==> flow/design.v <==
module AudDSP (
    input i_rst_n,
    input i_clk,
    input i_start,  
    input i_pause,  
    input [2:0] i_speed,
    input i_is_slow,
    input i_slow_mode,
    input i_daclrck,                
    input signed [15:0] i_sram_data,
    input [19:0] i_sram_stop_addr,  
    output signed [15:0] o_dac_data,
    output o_en,                    
    output o_is_pause,
    output [19:0] o_sram_addr
);
    localparam S_IDLE = 0;
    localparam S_PAUSE = 1;
    localparam S_PLAY = 2;
    localparam S_EMPTY = 3;
    reg [2:0] state_r, state_w;
    reg is_pause_r, is_pause_w;
    reg is_slow_r, is_slow_w;
    reg slow_mode_r, slow_mode_w;
    reg [2:0] speed_r, speed_w;
    reg [3:0] slow_counter_r, slow_counter_w;
    reg [1:0] get_data_counter_r, get_data_counter_w;
    reg [19:0] addr_r, addr_w;
    reg signed [15:0] sram_data_r, sram_data_w, sram_data_next_r, sram_data_next_w;
    reg [15:0] o_data_r, o_data_w;
    assign o_en = !i_daclrck;
    assign o_dac_data = o_data_r;
    assign o_sram_addr = addr_r;
    assign o_is_pause = is_pause_r;
    always @(*) begin
        state_w = state_r;
        case(state_r)
            S_IDLE: begin
                if(i_start)         state_w = S_PAUSE;
                else                state_w = S_IDLE;
            end
            S_PAUSE: begin
                if(!is_pause_r)     state_w = S_PLAY;
                else                state_w = S_PAUSE;
            end
            S_PLAY: begin
                if(is_pause_r)      state_w = S_PAUSE;
                else begin
                    if(!i_daclrck)  state_w = S_EMPTY;
                    else            state_w = S_PLAY;
                end
            end
            S_EMPTY: begin
                if(is_pause_r)      state_w = S_PAUSE;
                else begin
                    if(!i_daclrck)  state_w = S_EMPTY;
                    else            state_w = S_PLAY;
                end
            end
        endcase
    end
    always @(*) begin
        slow_counter_w = slow_counter_r;
        case(state_r)
            S_IDLE:     slow_counter_w = 0;
            S_PAUSE:    slow_counter_w = 0;
            S_PLAY: begin
                if(is_slow_r && !is_pause_r && i_daclrck) begin
                    if(slow_counter_r == speed_r)   slow_counter_w = 0;
                    else                            slow_counter_w = slow_counter_r + 1;
                end
            end
        endcase
    end
    always @(*) begin
        get_data_counter_w = get_data_counter_r;
        case(state_r)
            S_IDLE:     get_data_counter_w = 0;
            S_PAUSE:    get_data_counter_w = 0;
            S_PLAY: begin
                if(get_data_counter_r < 3)  get_data_counter_w = get_data_counter_r + 1;
            end
            S_EMPTY:    get_data_counter_w = 0;
        endcase
    end
    always @(*) begin
        is_pause_w = is_pause_r;
        case(state_r)
            S_IDLE:                 is_pause_w = 1;
            S_PAUSE: if(i_pause)    is_pause_w = 0;
            S_PLAY:  if(i_pause)    is_pause_w = 1;
            S_EMPTY: if(i_pause)    is_pause_w = 1;
        endcase
    end
    always @(*) begin
        is_slow_w = is_slow_r;
        slow_mode_w = slow_mode_r;
        speed_w = speed_r;
        case(state_r)
            S_IDLE: begin
                is_slow_w = 0;
                slow_mode_w = 0;
                speed_w = 0;
            end
            S_PAUSE: begin
                is_slow_w = i_is_slow;
                slow_mode_w = i_slow_mode;
                speed_w = i_speed;
            end
            S_PLAY: begin
                is_slow_w = is_slow_r;
                slow_mode_w = slow_mode_r;
                speed_w = speed_r;
            end
            S_EMPTY: begin
                is_slow_w = i_is_slow;
                slow_mode_w = i_slow_mode;
                speed_w = i_speed;
            end
        endcase
    end
    reg [20:0] temp_addr;      
    always @(*) begin
        addr_w = addr_r;
        temp_addr = addr_r;
        case(state_r)
            S_IDLE:     temp_addr = 0;
            S_PLAY: begin
                if(get_data_counter_r == 0) begin
                    if(is_slow_r) begin
                        if(slow_counter_r == 0)     temp_addr = addr_r + 1;
                    end
                    else                            temp_addr = addr_r + speed_r + 1;
                end
            end
        endcase
        if(temp_addr > i_sram_stop_addr)    addr_w = 0;
        else                                addr_w = temp_addr;
    end
    always @(*) begin
        sram_data_w = sram_data_r;
        sram_data_next_w = sram_data_next_r;
        case(state_r)
            S_IDLE: begin
                sram_data_w = 0;
                sram_data_next_w = 0;
            end
            S_PAUSE: begin
                sram_data_next_w = i_sram_data;
            end
            S_PLAY: begin
                if(get_data_counter_r == 2) begin
                    if(is_slow_r)begin           
                        if(slow_counter_r == 0) begin
                            sram_data_w = sram_data_next_r;
                            sram_data_next_w = i_sram_data;
                        end
                    end
                    else begin                   
                        sram_data_w = sram_data_next_r;
                        sram_data_next_w = i_sram_data;
                    end
                end
            end
        endcase
    end
    reg signed [16:0] diff;
    reg signed [20:0] diff_counter_prod;
    reg signed [20:0] diff_counter_prod_div_speed;
    always @(*) begin
        o_data_w = o_data_r;
        diff = 0;
        diff_counter_prod = 0;
        diff_counter_prod_div_speed = 0;
        case(state_r)
            S_IDLE: o_data_w = 0;
            S_PLAY: begin
                if(get_data_counter_r == 3) begin
                    if(is_slow_r) begin
                        if(slow_mode_r) begin
                            diff = $signed(sram_data_next_r) - $signed(sram_data_r);
                            diff_counter_prod = $signed(diff) * $signed({1'b0, slow_counter_r});
                            diff_counter_prod_div_speed = $signed($signed(diff_counter_prod) / $signed({1'b0, speed_r + 1}));
                            o_data_w = $signed($signed(sram_data_r) + $signed(diff_counter_prod_div_speed));
                        end
                        else o_data_w = sram_data_r;
                    end
                    else o_data_w = sram_data_r;
                end
            end
        endcase
    end
    always_ff @(posedge i_clk or negedge i_rst_n) begin
        if(!i_rst_n) begin
            state_r <= S_IDLE;
            is_pause_r <= 1;
            addr_r <= 0;
            speed_r <= 0;
            o_data_r <= 0;
            is_slow_r <= 0;
            slow_mode_r <= 0;
            sram_data_r <= 0;
            slow_counter_r <= 0;
            sram_data_next_r <= 0;
            get_data_counter_r <= 0;
        end
        else begin
            state_r <= state_w;
            is_pause_r <= is_pause_w;
            addr_r <= addr_w;
            speed_r <= i_speed;
            o_data_r <= o_data_w;
            is_slow_r <= i_is_slow;
            slow_mode_r <= i_slow_mode;
            sram_data_r <= sram_data_w;
            slow_counter_r <= slow_counter_w;
            sram_data_next_r <= sram_data_next_w;
            get_data_counter_r <= get_data_counter_w;
        end
    end
endmodule
==> Tool chain data of AudDSP <==
Tool output for the design above, in the order of the flow.
Lines are those of the file above, counted from 1.
Operators: Yosys type, input widths -> output width; for muxes data width and select width s.
Cell names lack the library's common part.
{ "design": {"top_module": "AudDSP", "clock_port": "i_clk", "cell_library": "sky130hd", "lib_corner": "tt_025C_1v80"} }

==> Word-level counts <==
Counts by Yosys on the flattened word-level netlist (proc, flatten, opt, wreduce; memories kept). Register bits leave out memories and registers merged into their read ports (data or address). Print and check cells are left out. Cells with the same type and inputs are merged into one.
{ "op_classes": {"eq_ne": 13, "n_reduce_logical": 21, "add_sub_neg": 8, "div": 1, "multipliers": 1, "mux": 30, "n_cmp": 2} }
{ "ops": {"columns": ["op", "n"], "rows": [
  ["$div 33x33->33", 1],
  ["$mux 16", 9],
  ["$mul 17x5->21", 1],
  ["$pmux 16 s2", 2],
  ["$mux 21", 3],
  ["$pmux 16 s3", 1],
  ["$pmux 21 s2", 1],
  ["$add 20x1->21 const B", 1],
  ["$add 20x3->21", 1],
  ["$add 21x1->21 const B", 1],
  ["$gt 21x20->1", 1],
  ["$mux 20", 1],
  ["$sub 16x16->17", 1],
  ["$add 16x16->16", 1],
  ["$ne 2x2->1 const B", 5],
  ["$reduce_and 3->1", 3],
  ["$pmux 3 s3", 1],
  ["$pmux 4 s2", 1],
  ["$mux 4", 2],
  ["$reduce_and 2->1", 3],
  ["$reduce_bool 2->1", 3],
  ["$eq 3x2->1 const B", 2],
  ["$mux 2", 3],
  ["$eq 2x2->1 const B", 2],
  ["$reduce_or 2->1", 2],
  ["$add 3x1->4 const B", 1],
  ["$add 4x1->4 const B", 1],
  ["$eq 4x3->1", 1]
]} }
Other operator kinds: 16; their cells: 21.
{ "bits": {"elab_cells": 87, "out_inout_bits": 38, "reg_bits": 83, "input_bits": 46} }

==> Depth <==
Longest topological path by Yosys (ltp), each cell counted once; first at word level (registers and memories cut), then after technology mapping (sequential cells cut; the memories' decode and read muxes count).
{ "logic_depth": {"ltp_word": 8, "abc_area": 0, "mapped_depth": 378, "ltp_nobuf": 354} }

==> Netlist <==
The flow's flattened synthesis, as Yosys stat reports it; memories are mapped. The netlist is that of the ABC_AREA named above (0 if unset); the other value can give another one.
The area totals of this step are shown rounded.
{ "types": {"columns": ["cell_type", "n", "type_area_um2"], "rows": [
  ["ha_1", 230, 2877.76],
  ["dfrtp_1", 82, 2.05E+03],
  ["xnor2_1", 168, 1.47E+03],
  ["nand2_1", 373, 1.4E+03],
  ["nor2_1", 356, 1.34E+03],
  ["a21oi_1", 237, 1.19E+03],
  ["o21ai_0", 172, 860.826],
  ["nand3_1", 160, 800.768],
  ["and2_1", 126, 788.256],
  ["nor3_1", 156, 780.749],
  ["xor2_1", 85, 744.464],
  ["fa_1", 37, 740.71],
  ["inv_1", 192, 720.691],
  ["o21a_1", 87, 653.126],
  ["a21o_1", 75, 563.04],
  ["mux2i_1", 47, 470.451],
  ["nand4_1", 70, 437.92],
  ["nand2b_1", 68, 425.408]
]} }
Other cell types: 133; their cells: 1201.
{ "mapped": {"cells": 3922, "ffs": 84, "yosys_area_mm2": 0.0279, "n_buf": 111, "seqArea_mm2": 0.0021} }

==> Timing after synthesis <==
Path of least setup slack by OpenSTA after synthesis, without wires, with an ideal clock, recovery checks aside; 20% of the period is set as input and as output delay. Where synthesis merged equal registers, the netlist keeps one of their names.
{ "synth_path": {"path_kind": "register to register", "from": "register speed_r[0]", "to": "register o_data_r[15]", "t_arrival_ns": 75.210, "n_path_buf": 24, "setup_slack_ns": 24.661, "launch_ns": 0.000, "path_stages": 354, "required_time_ns": 99.871, "period_ns": 100.0, "setup_time_ns": 0.129, "path_delay_ns": 75.339, "period_less_setup_slack_ns": 75.339} }
"path_delay_ns" is the arrival time less input delay plus setup time.
"path_stages" counts driving pins, that of a launching flip-flop among them; a cell with two outputs on the path counts twice.
"period_less_setup_slack_ns" is the clock period less the worst setup slack; recovery checks do not enter. This is arithmetic on one report: input and output delays are still those of the set period (20% each).
The rows between start and end are the longest chain of elaborated cells between them; the timing report does not say that the signal goes this way. Where chains are equally long, one stands for them.
A line is the first line of the expression or statement that the cell stems from. Yosys adds cells for indexed reads and writes and turns some case tables into memories.
{ "synth_between": {"path_cell_list": "dfrtp_1 -> ha_1 -> xnor2_1 -> ha_1 -> o221ai_1 -> nor3_1 -> or2_2 -> ha_1 -> a21oi_1 -> a21boi_1 -> or2_2 -> o31ai_1 -> inv_1 -> ha_1 -> a21boi_0 -> or2_2 -> o32ai_4 -> o31ai_1 -> [318 not listed] -> a21o_1 -> a21o_1 -> a21oi_1 -> o21bai_1 -> a21oi_1 -> o21bai_1 -> a21oi_1 -> o21bai_1 -> a21oi_1 -> o21bai_1 -> a21oi_1 -> o21bai_1 -> a21oi_1 -> xor2_1 -> xnor2_1 -> nor2_1 -> xnor2_1 -> o21ai_1", "elab_chain_len": 7, "cone_cells": 7, "cone_lines": 6, "cone_classes": "2 x add/sub; 1 x div; 4 x mux"} }
{ "synth_lines": {"columns": ["item", "line_no", "rtl"], "rows": [
  ["from (decl)", 25, "reg [2:0] speed_r, speed_w;"],
  ["from (assign)", 198, "speed_r <= 0;"],
  ["from (assign)", 211, "speed_r <= i_speed;"],
  ["$add 3x1->4", 183, "diff_counter_prod_div_speed = $signed($signed(diff_counter_prod) / $signed({1'b0, speed_r + 1}));"],
  ["$div 33x33->33", 183, null],
  ["$add 16x16->16", 184, "o_data_w = $signed($signed(sram_data_r) + $signed(diff_counter_prod_div_speed));"],
  ["$mux 16", 180, "if(slow_mode_r) begin"],
  ["$mux 16", 179, "if(is_slow_r) begin"],
  ["$mux 16", 178, "if(get_data_counter_r == 3) begin"],
  ["$pmux 16 s2", 175, "case(state_r)"],
  ["to (assign)", 199, "o_data_r <= 0;"],
  ["to (assign)", 212, "o_data_r <= o_data_w;"],
  ["to (decl)", 30, "reg [15:0] o_data_r, o_data_w;"]
]} }

==> Path in the finished layout <==
Path of least setup slack in the final report of stored run 1 (OpenROAD, finished layout, wires in). Where an end is a register, its clock arrival counts in the times.
{ "layout_path": {"path_kind": "register to register", "from": "register speed_r[0]", "to": "register o_data_r[15]", "required_time_ns": 129.21, "t_arrival_ns": 94.02, "period_ns": 129.0, "launch_ns": 0.34, "path_stages": 347, "setup_time_ns": 0.13, "n_path_buf": 22, "setup_slack_ns": 35.19} }
The rows between start and end are the longest chain of elaborated cells between them; the timing report does not say that the signal goes this way. Where chains are equally long, one stands for them.
{ "layout_between": {"path_cell_list": "dfrtp_4 -> ha_1 -> xnor2_2 -> buf_6 -> buf_6 -> buf_8 -> ha_1 -> o221ai_1 -> nor3_1 -> or2_2 -> ha_1 -> a21oi_1 -> a21boi_1 -> or2_2 -> o31ai_1 -> inv_1 -> ha_1 -> a21boi_0 -> [311 not listed] -> a21o_1 -> a21o_1 -> a21oi_1 -> o21bai_1 -> a21oi_1 -> o21bai_1 -> a21oi_1 -> o21bai_1 -> a21oi_1 -> o21bai_1 -> a21oi_1 -> o21bai_1 -> a21oi_1 -> xor2_1 -> xnor2_1 -> nor2_1 -> xnor2_1 -> o21ai_1", "elab_chain_len": 7, "cone_cells": 7, "cone_lines": 6, "cone_classes": "2 x add/sub; 1 x div; 4 x mux"} }
{ "layout_lines": {"columns": ["item", "line_no", "rtl"], "rows": [
  ["from (decl)", 25, "reg [2:0] speed_r, speed_w;"],
  ["from (assign)", 198, "speed_r <= 0;"],
  ["from (assign)", 211, "speed_r <= i_speed;"],
  ["$add 3x1->4", 183, "diff_counter_prod_div_speed = $signed($signed(diff_counter_prod) / $signed({1'b0, speed_r + 1}));"],
  ["$div 33x33->33", 183, null],
  ["$add 16x16->16", 184, "o_data_w = $signed($signed(sram_data_r) + $signed(diff_counter_prod_div_speed));"],
  ["$mux 16", 180, "if(slow_mode_r) begin"],
  ["$mux 16", 179, "if(is_slow_r) begin"],
  ["$mux 16", 178, "if(get_data_counter_r == 3) begin"],
  ["$pmux 16 s2", 175, "case(state_r)"],
  ["to (assign)", 199, "o_data_r <= 0;"],
  ["to (assign)", 212, "o_data_r <= o_data_w;"],
  ["to (decl)", 30, "reg [15:0] o_data_r, o_data_w;"]
]} }

AudDSP through Yosys and OpenROAD on sky130hd: 3 stored runs, unordered, with their settings and measured results. The constraints put input and output delay at 20% of the set period each and load the outputs with 0.01 pF.
"achieved_clock_period_ns": clock period set for the run, less the worst setup slack. It is reckoned from that one timing run; input and output delays stay at 20% of the period that was set.
"worst_path_ns" = time allowed to the worst setup path (clock period - input delay - output delay, where it has them) - its slack; a late launch clock adds to it, a late capture clock takes from it.
The measured numbers are rounded.
[
  {
    "run": "stored run 1",
    "settings": { "CAP_MARGIN": 15, "CELL_PAD_IN_SITES_GLOBAL_PLACEMENT": 1, "CORE_UTILIZATION": 38, "CTS_CLUSTER_DIAMETER": 350, "CTS_CLUSTER_SIZE": 81, "GPL_ROUTABILITY_DRIVEN": 0, "GPL_TIMING_DRIVEN": 0, "MAX_ROUTING_LAYER": "met4", "PLACE_DENSITY": 0.54, "SETUP_SLACK_MARGIN": 0.15, "period_ns": 129.0, "CORE_MARGIN": 2, "SLEW_MARGIN": 20 },
    "results": { "stdcell_area_mm2": 0.0304, "total_die_area_mm2": 0.0757, "final_util_frac": 0.418, "worst_path_ns": 93.81, "worst_setup_path_type": "register to register", "fin_ws_ns": 35.2, "tns_setup_ns": 0.000, "synthArea_mm2": 0.0279, "worst_hold_slack_ns": 0.482, "achieved_clock_period_ns": 93.812 }
  },
  {
    "run": "stored run 2",
    "settings": { "CAP_MARGIN": 30, "CORE_UTILIZATION": 68, "CTS_CLUSTER_DIAMETER": 43, "PLACE_DENSITY": 0.59, "period_ns": 100.0, "CORE_MARGIN": 2, "SLEW_MARGIN": 20 },
    "results": { "stdcell_area_mm2": 0.0295, "total_die_area_mm2": 0.0427, "final_util_frac": 0.726, "worst_path_ns": 86.76, "worst_setup_path_type": "register to register", "fin_ws_ns": 13.2, "tns_setup_ns": 0.000, "synthArea_mm2": 0.0279, "worst_hold_slack_ns": 0.496, "achieved_clock_period_ns": 86.764 }
  },
  {
    "run": "stored run 3",
    "settings": { "period_ns": 87.7, "CAP_MARGIN": 20, "CORE_MARGIN": 2, "CORE_UTILIZATION": 40, "SLEW_MARGIN": 20 },
    "results": { "stdcell_area_mm2": 0.0302, "total_die_area_mm2": 0.0719, "final_util_frac": 0.439, "worst_path_ns": 81.13, "worst_setup_path_type": "register to register", "fin_ws_ns": 6.57, "tns_setup_ns": 0.000, "synthArea_mm2": 0.0279, "worst_hold_slack_ns": 0.489, "achieved_clock_period_ns": 81.130 }
  }
]
